==> flow/design.v <==
module packet2emesh #(parameter AW = 32,    
		      parameter PW = 104)   
   (
    input [PW-1:0]  packet_in,
    output 	    write_in,    
    output [1:0]    datamode_in, 
    output [4:0]    ctrlmode_in, 
    output [AW-1:0] dstaddr_in,  
    output [AW-1:0] srcaddr_in,  
    output [AW-1:0] data_in  
    );
   generate
      if(PW==104)
	begin : p104
	   assign write_in           = packet_in[0];   
	   assign datamode_in[1:0]   = packet_in[2:1];   
	   assign ctrlmode_in[4:0]   = {1'b0,packet_in[6:3]};   
	   assign dstaddr_in[31:0]   = packet_in[39:8]; 	 
	   assign srcaddr_in[31:0]   = packet_in[103:72];  
	   assign data_in[31:0]      = packet_in[71:40]; 
	end
      else if(PW==136)
	begin : p136
	   assign write_in           = packet_in[0];
	   assign datamode_in[1:0]   = packet_in[2:1];  
	   assign ctrlmode_in[4:0]   = packet_in[7:3];
	   assign dstaddr_in[63:0]   = {packet_in[135:104],packet_in[39:8]}; 
	   assign srcaddr_in[63:0]   = {packet_in[71:40],packet_in[135:72]};
	   assign data_in[63:0]      = packet_in[103:40];
	end
      else if(PW==72)
	begin : p72
	   assign write_in           = packet_in[0];
	   assign datamode_in[1:0]   = packet_in[2:1];  
	   assign ctrlmode_in[4:0]   = packet_in[7:3];
	   assign dstaddr_in[31:0]   = packet_in[39:8]; 
	   assign data_in[31:0]      = packet_in[71:40];
	end
      else if(PW==40)
	begin : p40
	   assign write_in           = packet_in[0];
	   assign datamode_in[1:0]   = packet_in[2:1];  
	   assign ctrlmode_in[4:0]   = packet_in[7:3];
	   assign dstaddr_in[15:0]   = packet_in[23:8]; 
	   assign data_in[15:0]      = packet_in[39:24];
	end
      else
	begin : unknown
	end
   endgenerate
endmodule  
module emesh2packet #(parameter AW = 32,    
		      parameter PW = 104)   
   (
    input 	    write_out, 
    input [1:0]     datamode_out,
    input [4:0]     ctrlmode_out,
    input [AW-1:0]  dstaddr_out,
    input [AW-1:0]  data_out, 
    input [AW-1:0]  srcaddr_out, 
    output [PW-1:0] packet_out
    );
   assign packet_out[0]       = write_out;   
   assign packet_out[2:1]     = datamode_out[1:0];
   assign packet_out[7:3]     = ctrlmode_out[4:0];
   generate   
     if(PW==136)
	begin : p136
	   assign packet_out[39:8]    = dstaddr_out[31:0];
	   assign packet_out[71:40]   = data_out[31:0];     
	   assign packet_out[103:72]  = srcaddr_out[31:0];  
	   assign packet_out[135:104] = dstaddr_out[63:32];
	end
      else if(PW==104)
	begin : p104
	   assign packet_out[39:8]    = dstaddr_out[31:0];
	   assign packet_out[71:40]   = data_out[31:0];
	   assign packet_out[103:72]  = srcaddr_out[31:0];
	end
      else if(PW==72)
	begin : p72
	   assign packet_out[39:8]    = dstaddr_out[31:0];
	   assign packet_out[71:40]   = data_out[31:0];
	end
      else if(PW==40)
	begin : p40
	   assign packet_out[23:8]    = dstaddr_out[15:0];
	   assign packet_out[39:24]   = data_out[15:0];
	end
   endgenerate
endmodule  
module oh_dsync  #(parameter PS    = 2,         
		   parameter DELAY = 0         
		   )
   (
    input  clk,  
    input  nreset,  
    input  din,  
    output dout     
    );
   localparam ASIC = 0;   
   generate
      if(ASIC)	
	begin : g0
	   asic_dsync asic_dsync (.clk(clk),
				  .nreset(nreset),
				  .din(din),
				  .dout(dout));
	end
      else
	begin : g0
	   reg [PS:0]   sync_pipe; 
	   always @ (posedge clk or negedge nreset)		 
	     if(!nreset)
	       sync_pipe[PS:0] <= 1'b0;
	     else
	       sync_pipe[PS:0] <= {sync_pipe[PS-1:0],din};	      	      
	   assign dout = (DELAY & sync_pipe[PS]) |   
			 (~DELAY & sync_pipe[PS-1]);  
      	end 
   endgenerate
endmodule  
module oh_memory_ram  # (parameter DW    = 104,            
			 parameter DEPTH = 32,             
			 parameter AW    = $clog2(DEPTH)   
			 ) 
   ( 
    input 		rd_clk, 
    input 		rd_en,  
    input [AW-1:0] 	rd_addr,  
    output reg [DW-1:0] rd_dout,  
    input 		wr_clk, 
    input 		wr_en,  
    input [AW-1:0] 	wr_addr,  
    input [DW-1:0] 	wr_wem,  
    input [DW-1:0] 	wr_din  
    );
   reg [DW-1:0]        ram    [DEPTH-1:0];  
   integer 	       i;
   always @ (posedge rd_clk)
     if(rd_en)       
       rd_dout[DW-1:0] <= ram[rd_addr[AW-1:0]];
   always @(posedge wr_clk)    
     for (i=0;i<DW;i=i+1)
       if (wr_en & wr_wem[i]) 
         ram[wr_addr[AW-1:0]][i] <= wr_din[i];
endmodule  
module oh_memory_dp # (parameter DW    = 104,       
		       parameter DEPTH = 32,        
		       parameter PROJ  = "",        
		       parameter MCW   = 8,          
		       parameter AW    = $clog2(DEPTH)  
		       ) 
   ( 
    input 	    wr_clk,  
    input 	    wr_en,  
    input [DW-1:0]  wr_wem,  
    input [AW-1:0]  wr_addr, 
    input [DW-1:0]  wr_din,  
    input 	    rd_clk,  
    input 	    rd_en,  
    input [AW-1:0]  rd_addr, 
    output [DW-1:0] rd_dout, 
    input 	    shutdown,  
    input [MCW-1:0] memconfig,  
    input [MCW-1:0] memrepair,  
    input 	    bist_en,  
    input 	    bist_we,  
    input [DW-1:0]  bist_wem,  
    input [AW-1:0]  bist_addr,  
    input [DW-1:0]  bist_din   
    );
   localparam ASIC = 0;   
   generate
      if(ASIC)
	begin : asic
	   oh_memory_ram #(.DW(DW),
			   .DEPTH(DEPTH))	     
	   memory_dp ( 
		      .rd_dout	(rd_dout[DW-1:0]),
		      .rd_clk	(rd_clk),
		      .rd_en	(rd_en),
		      .rd_addr	(rd_addr[AW-1:0]),
		      .wr_en	(wr_en),
		      .wr_clk	(wr_clk),
		      .wr_addr	(wr_addr[AW-1:0]),
		      .wr_wem	(wr_wem[DW-1:0]),
		      .wr_din	(wr_din[DW-1:0]));
	end  
      else
	begin : generic
	   oh_memory_ram #(.DW(DW),
			   .DEPTH(DEPTH))	     
	   memory_dp ( 
		      .rd_dout	(rd_dout[DW-1:0]),
		      .rd_clk	(rd_clk),
		      .rd_en	(rd_en),
		      .rd_addr	(rd_addr[AW-1:0]),
		      .wr_en	(wr_en),
		      .wr_clk	(wr_clk),
		      .wr_addr	(wr_addr[AW-1:0]),
		      .wr_wem	(wr_wem[DW-1:0]),
		      .wr_din	(wr_din[DW-1:0]));
	end  
   endgenerate
endmodule  
module oh_fifo_sync #(parameter DW        = 104,       
		      parameter DEPTH     = 32,        
		      parameter PROG_FULL = (DEPTH/2), 
		      parameter AW = $clog2(DEPTH)     
		      ) 
(
   input 	       clk,  
   input 	       nreset,  
   input [DW-1:0]      din,  
   input 	       wr_en,  
   input 	       rd_en,  
   output [DW-1:0]     dout,  
   output 	       full,  
   output 	       prog_full,  
   output 	       empty,  
   output reg [AW-1:0] rd_count      
 );
   reg [AW-1:0]        wr_addr;
   reg [AW-1:0]        rd_addr;
   wire 	       fifo_read;
   wire 	       fifo_write;
   assign empty       = (rd_count[AW-1:0] == 0);   
   assign prog_full   = (rd_count[AW-1:0] >= PROG_FULL);   
   assign full        = (rd_count[AW-1:0] == (DEPTH-1));
   assign fifo_read   = rd_en & ~empty;
   assign fifo_write  = wr_en & ~full;
   always @ ( posedge clk or negedge nreset) 
     if(!nreset) 
       begin	   
          wr_addr[AW-1:0]   <= 'd0;
          rd_addr[AW-1:0]   <= 'b0;
          rd_count[AW-1:0]  <= 'b0;
       end 
     else if(fifo_write & fifo_read) 
       begin
	  wr_addr[AW-1:0] <= wr_addr[AW-1:0] + 'd1;
	  rd_addr[AW-1:0] <= rd_addr[AW-1:0] + 'd1;	      
       end 
     else if(fifo_write) 
       begin
	  wr_addr[AW-1:0] <= wr_addr[AW-1:0]  + 'd1;
	  rd_count[AW-1:0]<= rd_count[AW-1:0] + 'd1;	
       end 
     else if(fifo_read) 
       begin	      
          rd_addr[AW-1:0] <= rd_addr[AW-1:0]  + 'd1;
          rd_count[AW-1:0]<= rd_count[AW-1:0] - 'd1;
       end
   oh_memory_dp 
     #(.DW(DW),
       .DEPTH(DEPTH))
   mem ( 
	.rd_dout	(dout[DW-1:0]),
	.rd_clk		(clk),
	.rd_en		(fifo_read),
	.rd_addr	(rd_addr[AW-1:0]),
	.wr_clk		(clk),
	.wr_en		(fifo_write),
  	.wr_wem		({(DW){1'b1}}),
	.wr_addr	(wr_addr[AW-1:0]),
	.wr_din	        (din[DW-1:0]));
endmodule  
module emaxi( 
   wr_wait, rd_wait, rr_access, rr_packet, m_axi_awid, m_axi_awaddr,
   m_axi_awlen, m_axi_awsize, m_axi_awburst, m_axi_awlock,
   m_axi_awcache, m_axi_awprot, m_axi_awqos, m_axi_awvalid, m_axi_wid,
   m_axi_wdata, m_axi_wstrb, m_axi_wlast, m_axi_wvalid, m_axi_bready,
   m_axi_arid, m_axi_araddr, m_axi_arlen, m_axi_arsize, m_axi_arburst,
   m_axi_arlock, m_axi_arcache, m_axi_arprot, m_axi_arqos,
   m_axi_arvalid, m_axi_rready,
   wr_access, wr_packet, rd_access, rd_packet, rr_wait, m_axi_aclk,
   m_axi_aresetn, m_axi_awready, m_axi_wready, m_axi_bid, m_axi_bresp,
   m_axi_bvalid, m_axi_arready, m_axi_rid, m_axi_rdata, m_axi_rresp,
   m_axi_rlast, m_axi_rvalid
   );
   parameter M_IDW  = 12;
   parameter PW     = 104;
   parameter AW     = 32;
   parameter DW     = 32;
   input 	       wr_access;
   input [PW-1:0]      wr_packet;   
   output 	       wr_wait;
   input 	       rd_access;
   input [PW-1:0]      rd_packet;
   output 	       rd_wait;
   output 	       rr_access;
   output [PW-1:0]     rr_packet;
   input 	       rr_wait;
   input  	       m_axi_aclk;     
   input  	       m_axi_aresetn;  
   output [M_IDW-1:0]  m_axi_awid;     
   output [31 : 0]     m_axi_awaddr;   
   output [7 : 0]      m_axi_awlen;    
   output [2 : 0]      m_axi_awsize;   
   output [1 : 0]      m_axi_awburst;  
   output              m_axi_awlock;   
   output [3 : 0]      m_axi_awcache;  
   output [2 : 0]      m_axi_awprot;   
   output [3 : 0]      m_axi_awqos;    
   output 	       m_axi_awvalid;  
   input 	       m_axi_awready;  
   output [M_IDW-1:0]  m_axi_wid;     
   output [63 : 0]     m_axi_wdata;    
   output [7 : 0]      m_axi_wstrb;    
   output 	       m_axi_wlast;    
   output 	       m_axi_wvalid;   
   input 	       m_axi_wready;   
   input [M_IDW-1:0]   m_axi_bid;
   input [1 : 0]       m_axi_bresp;    
   input 	       m_axi_bvalid;   
   output 	       m_axi_bready;   
   output [M_IDW-1:0]  m_axi_arid;     
   output [31 : 0]     m_axi_araddr;   
   output [7 : 0]      m_axi_arlen;    
   output [2 : 0]      m_axi_arsize;   
   output [1 : 0]      m_axi_arburst;  
   output              m_axi_arlock;   
   output [3 : 0]      m_axi_arcache;  
   output [2 : 0]      m_axi_arprot;   
   output [3 : 0]      m_axi_arqos;    
   output 	       m_axi_arvalid;  
   input 	       m_axi_arready;  
   input [M_IDW-1:0]   m_axi_rid;      
   input [63 : 0]      m_axi_rdata;    
   input [1 : 0]       m_axi_rresp;    
   input 	       m_axi_rlast;    
   input 	       m_axi_rvalid;   
   output 	       m_axi_rready;   
   reg [31 : 0]        m_axi_awaddr;
   reg [7:0] 	       m_axi_awlen;
   reg [2:0] 	       m_axi_awsize;
   reg 		       m_axi_awvalid;
   reg [63 : 0]        m_axi_wdata;
   reg [63 : 0]        m_axi_rdata_reg;
   reg [7 : 0] 	       m_axi_wstrb;
   reg 		       m_axi_wlast;
   reg 		       m_axi_wvalid;
   reg 		       awvalid_b;
   reg [31:0] 	       awaddr_b;
   reg [2:0] 	       awsize_b;
   reg [7:0] 	       awlen_b;
   reg 		       wvalid_b;
   reg [63:0] 	       wdata_b;
   reg [7:0] 	       wstrb_b;
   reg [63 : 0]        wdata_aligned;
   reg [7 : 0] 	       wstrb_aligned;
   reg 		       rr_access;
   reg [31:0] 	       rr_data;
   reg [31:0] 	       rr_srcaddr;
   reg [3:0] 	       rr_datamode;
   reg [3:0] 	       rr_ctrlmode;
   reg [31:0] 	       rr_dstaddr;
   reg [63:0] 	       m_axi_rdata_fifo;
   reg 		       rr_access_fifo;
   wire 	       aw_go;
   wire 	       w_go;
   wire 	       readinfo_wren;
   wire 	       readinfo_full;
   wire [40:0] 	       readinfo_out;
   wire [40:0] 	       readinfo_in;
   wire 	       awvalid_in;
   wire [1:0] 	       wr_datamode;
   wire [AW-1:0]       wr_dstaddr;
   wire [DW-1:0]       wr_data;
   wire [AW-1:0]       wr_srcaddr;
   wire [1:0] 	       rd_datamode;
   wire [4:0] 	       rd_ctrlmode;
   wire [AW-1:0]       rd_dstaddr;
   wire [AW-1:0]       rd_srcaddr;
   wire [1:0] 	       rr_datamode_fifo;
   wire [3:0] 	       rr_ctrlmode_fifo;
   wire [31:0] 	       rr_dstaddr_fifo;
   wire [2:0] 	       rr_alignaddr_fifo;
   wire [103:0]        packet_out;   
   wire 	       fifo_prog_full;
   wire 	       fifo_full;   	
   wire 	       fifo_rd_en;
   wire 	       fifo_wr_en;
   packet2emesh p2e_rxwr (
			  .write_in		(),
			  .datamode_in		(wr_datamode[1:0]),
			  .ctrlmode_in		(),
			  .dstaddr_in		(wr_dstaddr[AW-1:0]),
			  .data_in		(wr_data[DW-1:0]),
			  .srcaddr_in		(wr_srcaddr[AW-1:0]),
			  .packet_in		(wr_packet[PW-1:0])
			  );
   packet2emesh p2e_rxrd (
			  .write_in		(),
			  .datamode_in		(rd_datamode[1:0]),
			  .ctrlmode_in		(rd_ctrlmode[4:0]),
			  .dstaddr_in		(rd_dstaddr[AW-1:0]),
			  .data_in		(),
			  .srcaddr_in		(rd_srcaddr[AW-1:0]),
			  .packet_in		(rd_packet[PW-1:0])
			  );
   emesh2packet e2p (
		     .packet_out	(rr_packet[PW-1:0]),
		     .write_out		(1'b1),
		     .datamode_out	(rr_datamode[1:0]),
		     .ctrlmode_out	({1'b0,rr_ctrlmode[3:0]}),
		     .dstaddr_out	(rr_dstaddr[AW-1:0]),
		     .data_out		(rr_data[DW-1:0]),
		     .srcaddr_out	(rr_srcaddr[AW-1:0])
		     );
   assign m_axi_awid[M_IDW-1:0]  = {(M_IDW){1'b0}};
   assign m_axi_awburst[1:0]	= 2'b01;  
   assign m_axi_awcache[3:0]	= 4'b0000;  
   assign m_axi_awprot[2:0]	= 3'b000;
   assign m_axi_awqos[3:0]	= 4'b0000;
   assign m_axi_awlock          = 1'b0;
   assign m_axi_arid[M_IDW-1:0] = {(M_IDW){1'b0}};
   assign m_axi_arburst[1:0]	= 2'b01;  
   assign m_axi_arcache[3:0]	= 4'b0000;
   assign m_axi_arprot[2:0]	= 3'h0;
   assign m_axi_arqos[3:0]	= 4'h0;
   assign m_axi_arlock          = 1'b0;
   assign m_axi_bready    	= 1'b1; 
   assign m_axi_wid[M_IDW-1:0]  = {(M_IDW){1'b0}};
   assign aw_go       = m_axi_awvalid & m_axi_awready;
   assign w_go        = m_axi_wvalid  & m_axi_wready;
   assign wr_wait     = awvalid_b | wvalid_b;
   assign awvalid_in  = wr_access & ~awvalid_b & ~wvalid_b;
   always @( posedge m_axi_aclk )     
     if(!m_axi_aresetn) 
       begin
          m_axi_awvalid      <= 1'b0;
          m_axi_awaddr[31:0] <= 32'd0;
          m_axi_awlen[7:0]   <= 8'd0;
          m_axi_awsize[2:0]  <= 3'd0;	  
          awvalid_b          <= 1'b0;
          awaddr_b           <= 'd0;
          awlen_b[7:0]       <= 'd0;
          awsize_b[2:0]      <= 'd0;
       end 
     else 
       begin
          if( ~m_axi_awvalid | aw_go ) 
	    begin
               if( awvalid_b ) 
		 begin
		    m_axi_awvalid       <= 1'b1;
		    m_axi_awaddr[31:0]  <= awaddr_b[31:0];
		    m_axi_awlen[7:0]    <= awlen_b[7:0];
		    m_axi_awsize[2:0]   <= awsize_b[2:0];
		 end 
	      else 
		begin
		   m_axi_awvalid       <= awvalid_in;
		   m_axi_awaddr[31:0]  <= wr_dstaddr[31:0];
		   m_axi_awlen[7:0]    <= 8'b0;
		   m_axi_awsize[2:0]   <= { 1'b0, wr_datamode[1:0]};
		end
	    end
          if( awvalid_in & m_axi_awvalid & ~aw_go )
            awvalid_b <= 1'b1;
          else if( aw_go )
            awvalid_b <= 1'b0;
         if( awvalid_in )
	   begin
              awaddr_b[31:0]  <= wr_dstaddr[31:0];
              awlen_b[7:0]    <= 8'b0;
              awsize_b[2:0]   <= { 1'b0, wr_datamode[1:0] };
         end        
       end  
   always @*
     case( wr_datamode[1:0] )        
       2'b00:    wdata_aligned[63:0] = { 8{wr_data[7:0]}};
       2'b01:    wdata_aligned[63:0] = { 4{wr_data[15:0]}};
       2'b10:    wdata_aligned[63:0] = { 2{wr_data[31:0]}};
       default: wdata_aligned[63:0]  = { wr_srcaddr[31:0], wr_data[31:0]};
     endcase
   always @*
     begin
	case(wr_datamode[1:0])
          2'd0:  
            case(wr_dstaddr[2:0])
              3'd0:    wstrb_aligned[7:0] = 8'h01;
              3'd1:    wstrb_aligned[7:0] = 8'h02;
              3'd2:    wstrb_aligned[7:0] = 8'h04;
              3'd3:    wstrb_aligned[7:0] = 8'h08;
              3'd4:    wstrb_aligned[7:0] = 8'h10;
              3'd5:    wstrb_aligned[7:0] = 8'h20;
              3'd6:    wstrb_aligned[7:0] = 8'h40;
              default: wstrb_aligned[7:0] = 8'h80;
            endcase
          2'd1:  
            case(wr_dstaddr[2:1])
              2'd0:    wstrb_aligned[7:0] = 8'h03;
              2'd1:    wstrb_aligned[7:0] = 8'h0c;
              2'd2:    wstrb_aligned[7:0] = 8'h30;
              default: wstrb_aligned[7:0] = 8'hc0;
            endcase
          2'd2:  
            if(wr_dstaddr[2])
	      wstrb_aligned[7:0] = 8'hf0;
            else
	      wstrb_aligned[7:0] = 8'h0f;
	  2'd3: 
	    wstrb_aligned[7:0] = 8'hff;
	endcase  
     end  
   always @ (posedge m_axi_aclk )
     if(~m_axi_aresetn) 
       begin	  
	  m_axi_wvalid      <= 1'b0;
          m_axi_wdata[63:0] <= 64'b0;
          m_axi_wstrb[7:0]  <= 8'b0;
          m_axi_wlast       <= 1'b1;  
          wvalid_b          <= 1'b0;
          wdata_b[63:0]     <= 64'b0;
          wstrb_b[7:0]      <= 8'b0;         
       end 
     else 
       begin
          if( ~m_axi_wvalid | w_go ) 
	    begin
            if( wvalid_b ) 
	      begin
		 m_axi_wvalid       <= 1'b1;
		 m_axi_wdata[63:0]  <= wdata_b[63:0];
		 m_axi_wstrb[7:0]   <= wstrb_b[7:0];
              end 
	    else 
	      begin
		 m_axi_wvalid       <= awvalid_in;
		 m_axi_wdata[63:0]  <= wdata_aligned[63:0];
		 m_axi_wstrb[7:0]   <= wstrb_aligned[7:0];
              end
            end  
         if( wr_access & m_axi_wvalid & ~w_go )
           wvalid_b <= 1'b1;
         else if( w_go )
           wvalid_b <= 1'b0;
          if( awvalid_in ) 
	    begin
               wdata_b[63:0] <= wdata_aligned[63:0];
               wstrb_b[7:0]  <= wstrb_aligned[7:0];
            end
       end  
   assign  readinfo_in[40:0] = {rd_srcaddr[31:0], 
				rd_dstaddr[2:0],  
				rd_ctrlmode[3:0], 
				rd_datamode[1:0]  
				};
   wire sync_nreset;   
   oh_dsync dsync(.dout	(sync_nreset),
	       .clk	(m_axi_aclk),
	       .nreset       (1'b1),
	       .din	(m_axi_aresetn)
	       );
   oh_fifo_sync #(.DW(104), 
		   .DEPTH(32)) 
   fifo_async (.full		(fifo_full),
	       .prog_full	(fifo_prog_full),
	       .dout		(packet_out[103:0]),
	       .empty		(),
	       .nreset		(sync_nreset),
	       .clk	        (m_axi_aclk),
	       .wr_en		(fifo_wr_en),
	       .din		({63'b0,readinfo_in[40:0]}),
	       .rd_en		(fifo_rd_en)
	       ); 
   assign  rr_datamode_fifo[1:0]  = packet_out[1:0];
   assign  rr_ctrlmode_fifo[3:0]  = packet_out[5:2];
   assign  rr_alignaddr_fifo[2:0] = packet_out[8:6];
   assign  rr_dstaddr_fifo[31:0]  = packet_out[40:9];
   assign    m_axi_araddr[31:0]   = rd_dstaddr[31:0];
   assign    m_axi_arsize[2:0]    = {1'b0, rd_datamode[1:0]};
   assign    m_axi_arlen[7:0]     = 8'd0;  
   assign    m_axi_arvalid        = rd_access & ~fifo_prog_full;  
   assign    fifo_wr_en           = m_axi_arvalid & m_axi_arready ;
   assign    rd_wait              = ~m_axi_arready | fifo_prog_full; 
   assign    fifo_rd_en           =  m_axi_rvalid & m_axi_rready; 
   assign    m_axi_rready         = ~rr_wait;  
   always @ (posedge m_axi_aclk)
     if(!m_axi_aresetn) 
       begin
	  rr_access_fifo  <= 1'b0;	  
	  rr_access       <= 1'b0;	  
       end
     else	 
       begin
	  rr_access_fifo   <= fifo_rd_en;
	  rr_access        <= rr_access_fifo;	  
       end
   always @ (posedge m_axi_aclk)    
     begin	  
	m_axi_rdata_fifo[63:0] <= m_axi_rdata[63:0];      	  
	rr_datamode[1:0]       <= rr_datamode_fifo[1:0];
	rr_ctrlmode[3:0]       <= rr_ctrlmode_fifo[3:0];
	rr_dstaddr[31:0]       <= rr_dstaddr_fifo[31:0];	  
	case(rr_datamode_fifo[1:0]) 
          2'd0:   
            case(rr_alignaddr_fifo[2:0])
	      3'd0:     rr_data[31:0] <= {24'b0,m_axi_rdata_fifo[7:0]};
	      3'd1:     rr_data[31:0] <= {24'b0,m_axi_rdata_fifo[15:8]};
	      3'd2:     rr_data[31:0] <= {24'b0,m_axi_rdata_fifo[23:16]};
	      3'd3:     rr_data[31:0] <= {24'b0,m_axi_rdata_fifo[31:24]};
	      3'd4:     rr_data[31:0] <= {24'b0,m_axi_rdata_fifo[39:32]};
	      3'd5:     rr_data[31:0] <= {24'b0,m_axi_rdata_fifo[47:40]};
	      3'd6:     rr_data[31:0] <= {24'b0,m_axi_rdata_fifo[55:48]};
	      3'd7:     rr_data[31:0] <= {24'b0,m_axi_rdata_fifo[63:56]};
	      default:  rr_data[31:0] <= {24'b0,m_axi_rdata_fifo[7:0]};
            endcase	    
          2'd1:   
            case(rr_alignaddr_fifo[2:1])
	      2'd0:    rr_data[31:0] <= {16'b0,m_axi_rdata_fifo[15:0]};
	      2'd1:    rr_data[31:0] <= {16'b0,m_axi_rdata_fifo[31:16]};
	      2'd2:    rr_data[31:0] <= {16'b0,m_axi_rdata_fifo[47:32]};
	      2'd3:    rr_data[31:0] <= {16'b0,m_axi_rdata_fifo[63:48]};
	      default: rr_data[31:0] <= {16'b0,m_axi_rdata_fifo[15:0]};
            endcase
          2'd2:   
	    begin
               if(rr_alignaddr_fifo[2])
		 rr_data[31:0] <= m_axi_rdata_fifo[63:32];
               else
		 rr_data[31:0] <= m_axi_rdata_fifo[31:0];
	    end
          2'd3: 
	    begin  
	       rr_data[31:0]     <= m_axi_rdata_fifo[31:0];
	       rr_srcaddr[31:0]  <= m_axi_rdata_fifo[63:32];
            end
        endcase         
     end  
endmodule  
---- From RTL to reports: emaxi ----
The steps from the RTL of emaxi to its reports follow in flow order.
Lines are those of the file above, counted from 1.
Library cell names are shortened.
Not given: -
design
  design top .............................. emaxi
  clock port .............................. m_axi_aclk
  cell library ............................ sky130hd
  library corner .......................... tt_025C_1v80

---- Word level ----
Counts by Yosys on the flattened word-level netlist (proc, flatten, opt, wreduce; memories kept). Register bits leave out memories and registers merged into their read ports (data or address). Print and check cells are left out. Cells with the same type and inputs are merged into one.
Yosys's memory passes give these memory sizes; they may raise the number of words (mostly to a power of two), join words into wider ones and drop unused or constant bits.
operators by class
  magnitude comparators ................... 1
  $add $sub $neg .......................... 4
  reduce/logical cells .................... 14
  multiplexer cells ....................... 131
  equal/unequal tests ..................... 26
  bitwise logic cells ..................... 30
operators with widths
  kind                                                       number
  two-way mux 104 bit                                        104
  parallel mux 32 bit (select 8 bit)                         1
  parallel mux 32 bit (select 4 bit)                         2
  parallel mux 64 bit (select 3 bit)                         1
  two-way mux 64 bit                                         1
  two-way mux 32 bit                                         2
  parallel mux 8 bit (select 7 bit)                          1
  two-way mux 5 bit                                          7
  parallel mux 8 bit (select 4 bit)                          1
  parallel mux 8 bit (select 3 bit)                          1
  equality test 3 bit (second input constant)                7
  two-way mux 8 bit                                          2
  adder 5 x 1 -> 5 bit (second input constant)               3
  bitwise AND 1 bit                                          14
  equality test 2 bit (second input constant)                7
  inverter 1 bit                                             12
  equality test 3 x 2 -> 1 bit (second input constant)       4
  nonzero test 2 bit                                         5
  equality test 2 x 1 -> 1 bit (second input constant)       4
  logical NOT 2 bit                                          4
  two-way mux 1 bit                                          7
  equality test 3 x 1 -> 1 bit (second input constant)       2
  logical NOT 3 bit                                          2
  subtractor 5 x 1 -> 5 bit (second input constant)          1
  greater-or-equal comparator 5 bit (second input constant)  1
  equality test 5 bit (second input constant)                1
  logical NOT 5 bit                                          1
  OR 1 bit                                                   4
Not listed: further kinds 3, cells in them 4.
word-level totals
  output and inout bits ................... 335
  memories kept ........................... 1
  bits of input ports ..................... 311
  cells after elaboration ................. 231
  clocked read ports x word width ......... 104
  bits in registers ....................... 401
  memory bits (writable) .................. 3,328
memory list
  name                                  words  bits a word  read ports  wr ports  RTL line  source
  fifo_async.mem.generic.memory_dp.ram  32     104          1           1         138       reg [DW-1:0]        ram    [DEPTH-1:0];

---- Logic depth ----
Longest topological path by Yosys (ltp), each cell counted once; first at word level (registers and memories cut), then after technology mapping (sequential cells cut; the memories' decode and read muxes count).
logic depth
  depth after elaboration ................. 8
  ABC_AREA ................................ 0
  mapped depth ............................ 9
  mapped depth without buffers ............ 9

---- Netlist ----
Yosys stat after the flow's synthesis: flattened, memories mapped to cells. It holds for the ABC_AREA given above (unset counts as 0); a run with the other value may have another netlist.
The area totals of this step are shown rounded.
cells by type
  cell type  number  total area (µm²)
  edfxtp_1   1,385   4.16E+04
  dfxtp_1    354     7.09E+03
  mux2i_1    422     4.22E+03
  mux4_2     170     3.83E+03
  a22oi_1    190     1.43E+03
  a21oi_1    277     1,386.33
  buf_4      138     1.04E+03
  nand2_1    245     919.632
  nor2b_1    118     738.208
  a211oi_1   86      645.619
  nor2_1     171     641.866
  clkbuf_1   134     502.982
  nand3_1    96      480.461
  buf_2      86      430.413
  o21ai_0    82      410.394
  dfrtp_1    15      375.36
  nand4_1    44      275.264
  mux2_2     18      202.694
Other cell types: 43; their cells: 186.
mapped netlist
  flip-flop cells ......................... 1,754
  buffers ................................. 385
  cell area after synthesis ............... 0.0675 mm²
  mapped cells ............................ 4,217
  area of sequential cells ................ 0.0491 mm²
The figures by module come from a second, unflattened synthesis with its own total; it is not the netlist above.
unflattened totals
  cells (unflattened synthesis) ........... 12,174
  area total of the unflattened synthesis .. 0.163 mm²
Rows give one instance, submodules left out.
modules
  module         times used  sequential area (mm²)  area (mm²)  cells
  oh_memory_ram  1           0.103                  0.145       10,174
  emaxi          1           0.00801                0.0152      1,601
  packet2emesh   2           0                      0.000785    105
  oh_fifo_sync   1           0.000375               0.000865    83
  emesh2packet   1           0                      0.000781    104
  oh_dsync       1           0.00005                0.00005     2
  oh_memory_dp   1           0                      0           0

---- Worst setup path after synthesis ----
Source: OpenSTA report_checks on the synthesized netlist (no wires, ideal clock, input and output delay 20% of the period each), path of least setup slack; recovery checks are left aside. Register names are those of the netlist, which keeps one name where synthesis merged equal registers.
timing after synthesis
  path kind ............................... in2reg
  start ................................... input port rd_access
  end ..................................... memory fifo_async.mem.generic.memory_dp.ram[31][0]
  data arrival time ....................... 3.675 ns
  setup slack ............................. 0.885 ns
  buffers on the path ..................... 1
  required time ........................... 4.560 ns
  input delay ............................. 1.000 ns
  delay of the path ....................... 3.115 ns
  clock period ............................ 5.0 ns
  library setup time ...................... 0.440 ns
  stages .................................. 6
  time at the first pin ................... 1.000 ns
  synthesis period reached ................ 4.115 ns
"delay of the path" is the arrival time less input delay plus setup time.
"stages": output pins that drive a net of the path, with the launching flip-flop's if there is one; two outputs of one cell count as two.
"synthesis period reached" is the clock period less the worst setup slack; recovery checks do not enter. This is arithmetic on one report: input and output delays are still those of the set period (20% each).
between the ends, after synthesis
  cells stage by stage .................... nor2b_1 > nand2_1 > inv_2 > nand2_1 > clkbuf_1 > nor2_1
RTL lines, path after synthesis
  item                RTL line  source
  start: declaration  289       input rd_access;
  end: declaration    138       reg [DW-1:0]        ram    [DEPTH-1:0];
Chain of elaborated cells between the ends: none given.

---- Timing after layout ----
Path of least setup slack in the final report of run A (OpenROAD, finished layout, wires in). Where an end is a register, its clock arrival counts in the times.
timing post-layout
  path kind ............................... reg2reg
  start ................................... register fifo_async.rd_addr[0]
  end ..................................... register fifo_async.mem.generic.memory_dp.rd_dout[5]
  required time ........................... 2.57 ns
  data arrival time ....................... 2.71 ns
  setup slack ............................. -0.14 ns
  stages .................................. 8
  time at the first pin ................... 0.78 ns
  buffers on the path ..................... 4
  library setup time ...................... 0.31 ns
  clock period ............................ 2.11 ns
At most two assigning lines are given for a register; there are more.
between the ends, post-layout
  cells stage by stage .................... dfrtp_4 > buf_12 > buf_12 > buf_4 > mux4_2 > a21oi_2 > buf_4 > nand4_1
RTL lines, path post-layout
  item                RTL line  source
  start: declaration  225       reg [AW-1:0]        rd_addr;
  start: assignment   243       rd_addr[AW-1:0] <= rd_addr[AW-1:0] + 'd1;
  start: assignment   252       rd_addr[AW-1:0] <= rd_addr[AW-1:0]  + 'd1;
  end: declaration    131       output reg [DW-1:0] rd_dout,
Chain of elaborated cells between the ends: none given.

Ticket comment

emaxi through Yosys and OpenROAD on sky130hd: 2 stored runs, unordered, with their settings and measured results. The constraints put input and output delay at 20% of the set period each and load the outputs with 0.01 pF.
"achieved clock period" = clock period - worst setup slack. The figure is calculated, with input and output delays left at 20% of the set period.
"worst setup path time" = time allowed to the worst setup path (clock period - input delay - output delay, where it has them) - its slack; a late launch clock adds to it, a late capture clock takes from it.
"total power after layout" is the tool's figure for a default switching activity; nothing was simulated.
The measured numbers are rounded.

======== run A ========
==> flow/run.sh <==
#!/bin/bash
# the make line also repeats the synthesis and layout settings of config.mk as NAME=value (left out here)
make -C /OpenROAD-flow-scripts/flow DESIGN_CONFIG=/design/flow/config.mk WORK_HOME=/design/flow/orfs CLKGATE_MAP_FILE= finish
==> flow/config.mk <==
export PLATFORM = sky130hd
export DESIGN_NAME = emaxi
export DESIGN_NICKNAME = emaxi
export VERILOG_FILES = /design/flow/design.v
export SDC_FILE = /design/flow/constraint.sdc
export NUM_CORES = 4
export LEC_CHECK = 0
export CAP_MARGIN = 20
export CORE_MARGIN = 7
export CORE_UTILIZATION = 55
export CTS_CLUSTER_SIZE = 16
export PLACE_DENSITY_LB_ADDON = 0.11
export SETUP_SLACK_MARGIN = -0.01
export SLEW_MARGIN = 20
export TNS_END_PERCENT = 15
==> flow/constraint.sdc <==
create_clock -name core_clock -period 2.11 [get_ports {m_axi_aclk}]
set_input_delay 0.4220 -clock core_clock [delete_from_list [all_inputs] [get_ports {m_axi_aclk}]]
set_output_delay 0.4220 -clock core_clock [all_outputs]
set_load 0.01 [all_outputs]

-------- measured, run A --------
  utilization ............................. 68.8%
  area of the synthesized netlist ......... 0.0675 mm²
  total power after layout ................ 0.102 W
  summed negative setup slack ............. -2.14 ns
  standard-cell area of the final layout .. 0.0838 mm²
  smallest setup slack .................... -0.140 ns
  achieved clock period ................... 2.250 ns
  die area ................................ 0.133 mm²
  worst setup path time ................... 2.25 ns
  critical path type ...................... reg2reg

======== run B ========
==> flow/run.sh <==
#!/bin/bash
# the make line also repeats the synthesis and layout settings of config.mk as NAME=value (left out here)
make -C /OpenROAD-flow-scripts/flow DESIGN_CONFIG=/design/flow/config.mk WORK_HOME=/design/flow/orfs CLKGATE_MAP_FILE= finish
==> flow/config.mk <==
export PLATFORM = sky130hd
export DESIGN_NAME = emaxi
export DESIGN_NICKNAME = emaxi
export VERILOG_FILES = /design/flow/design.v
export SDC_FILE = /design/flow/constraint.sdc
export NUM_CORES = 4
export LEC_CHECK = 0
export CAP_MARGIN = 20
export CORE_MARGIN = 2
export CORE_UTILIZATION = 40
export SLEW_MARGIN = 20
==> flow/constraint.sdc <==
create_clock -name core_clock -period 3.6 [get_ports {m_axi_aclk}]
set_input_delay 0.7200 -clock core_clock [delete_from_list [all_inputs] [get_ports {m_axi_aclk}]]
set_output_delay 0.7200 -clock core_clock [all_outputs]
set_load 0.01 [all_outputs]

-------- measured, run B --------
  utilization ............................. 48.6%
  area of the synthesized netlist ......... 0.0675 mm²
  total power after layout ................ 0.0571 W
  summed negative setup slack ............. 0.000 ns
  standard-cell area of the final layout .. 0.0814 mm²
  smallest setup slack .................... 0.478 ns
  achieved clock period ................... 3.122 ns
  die area ................................ 0.172 mm²
  worst setup path time ................... 2.40 ns
  critical path type ...................... reg2out
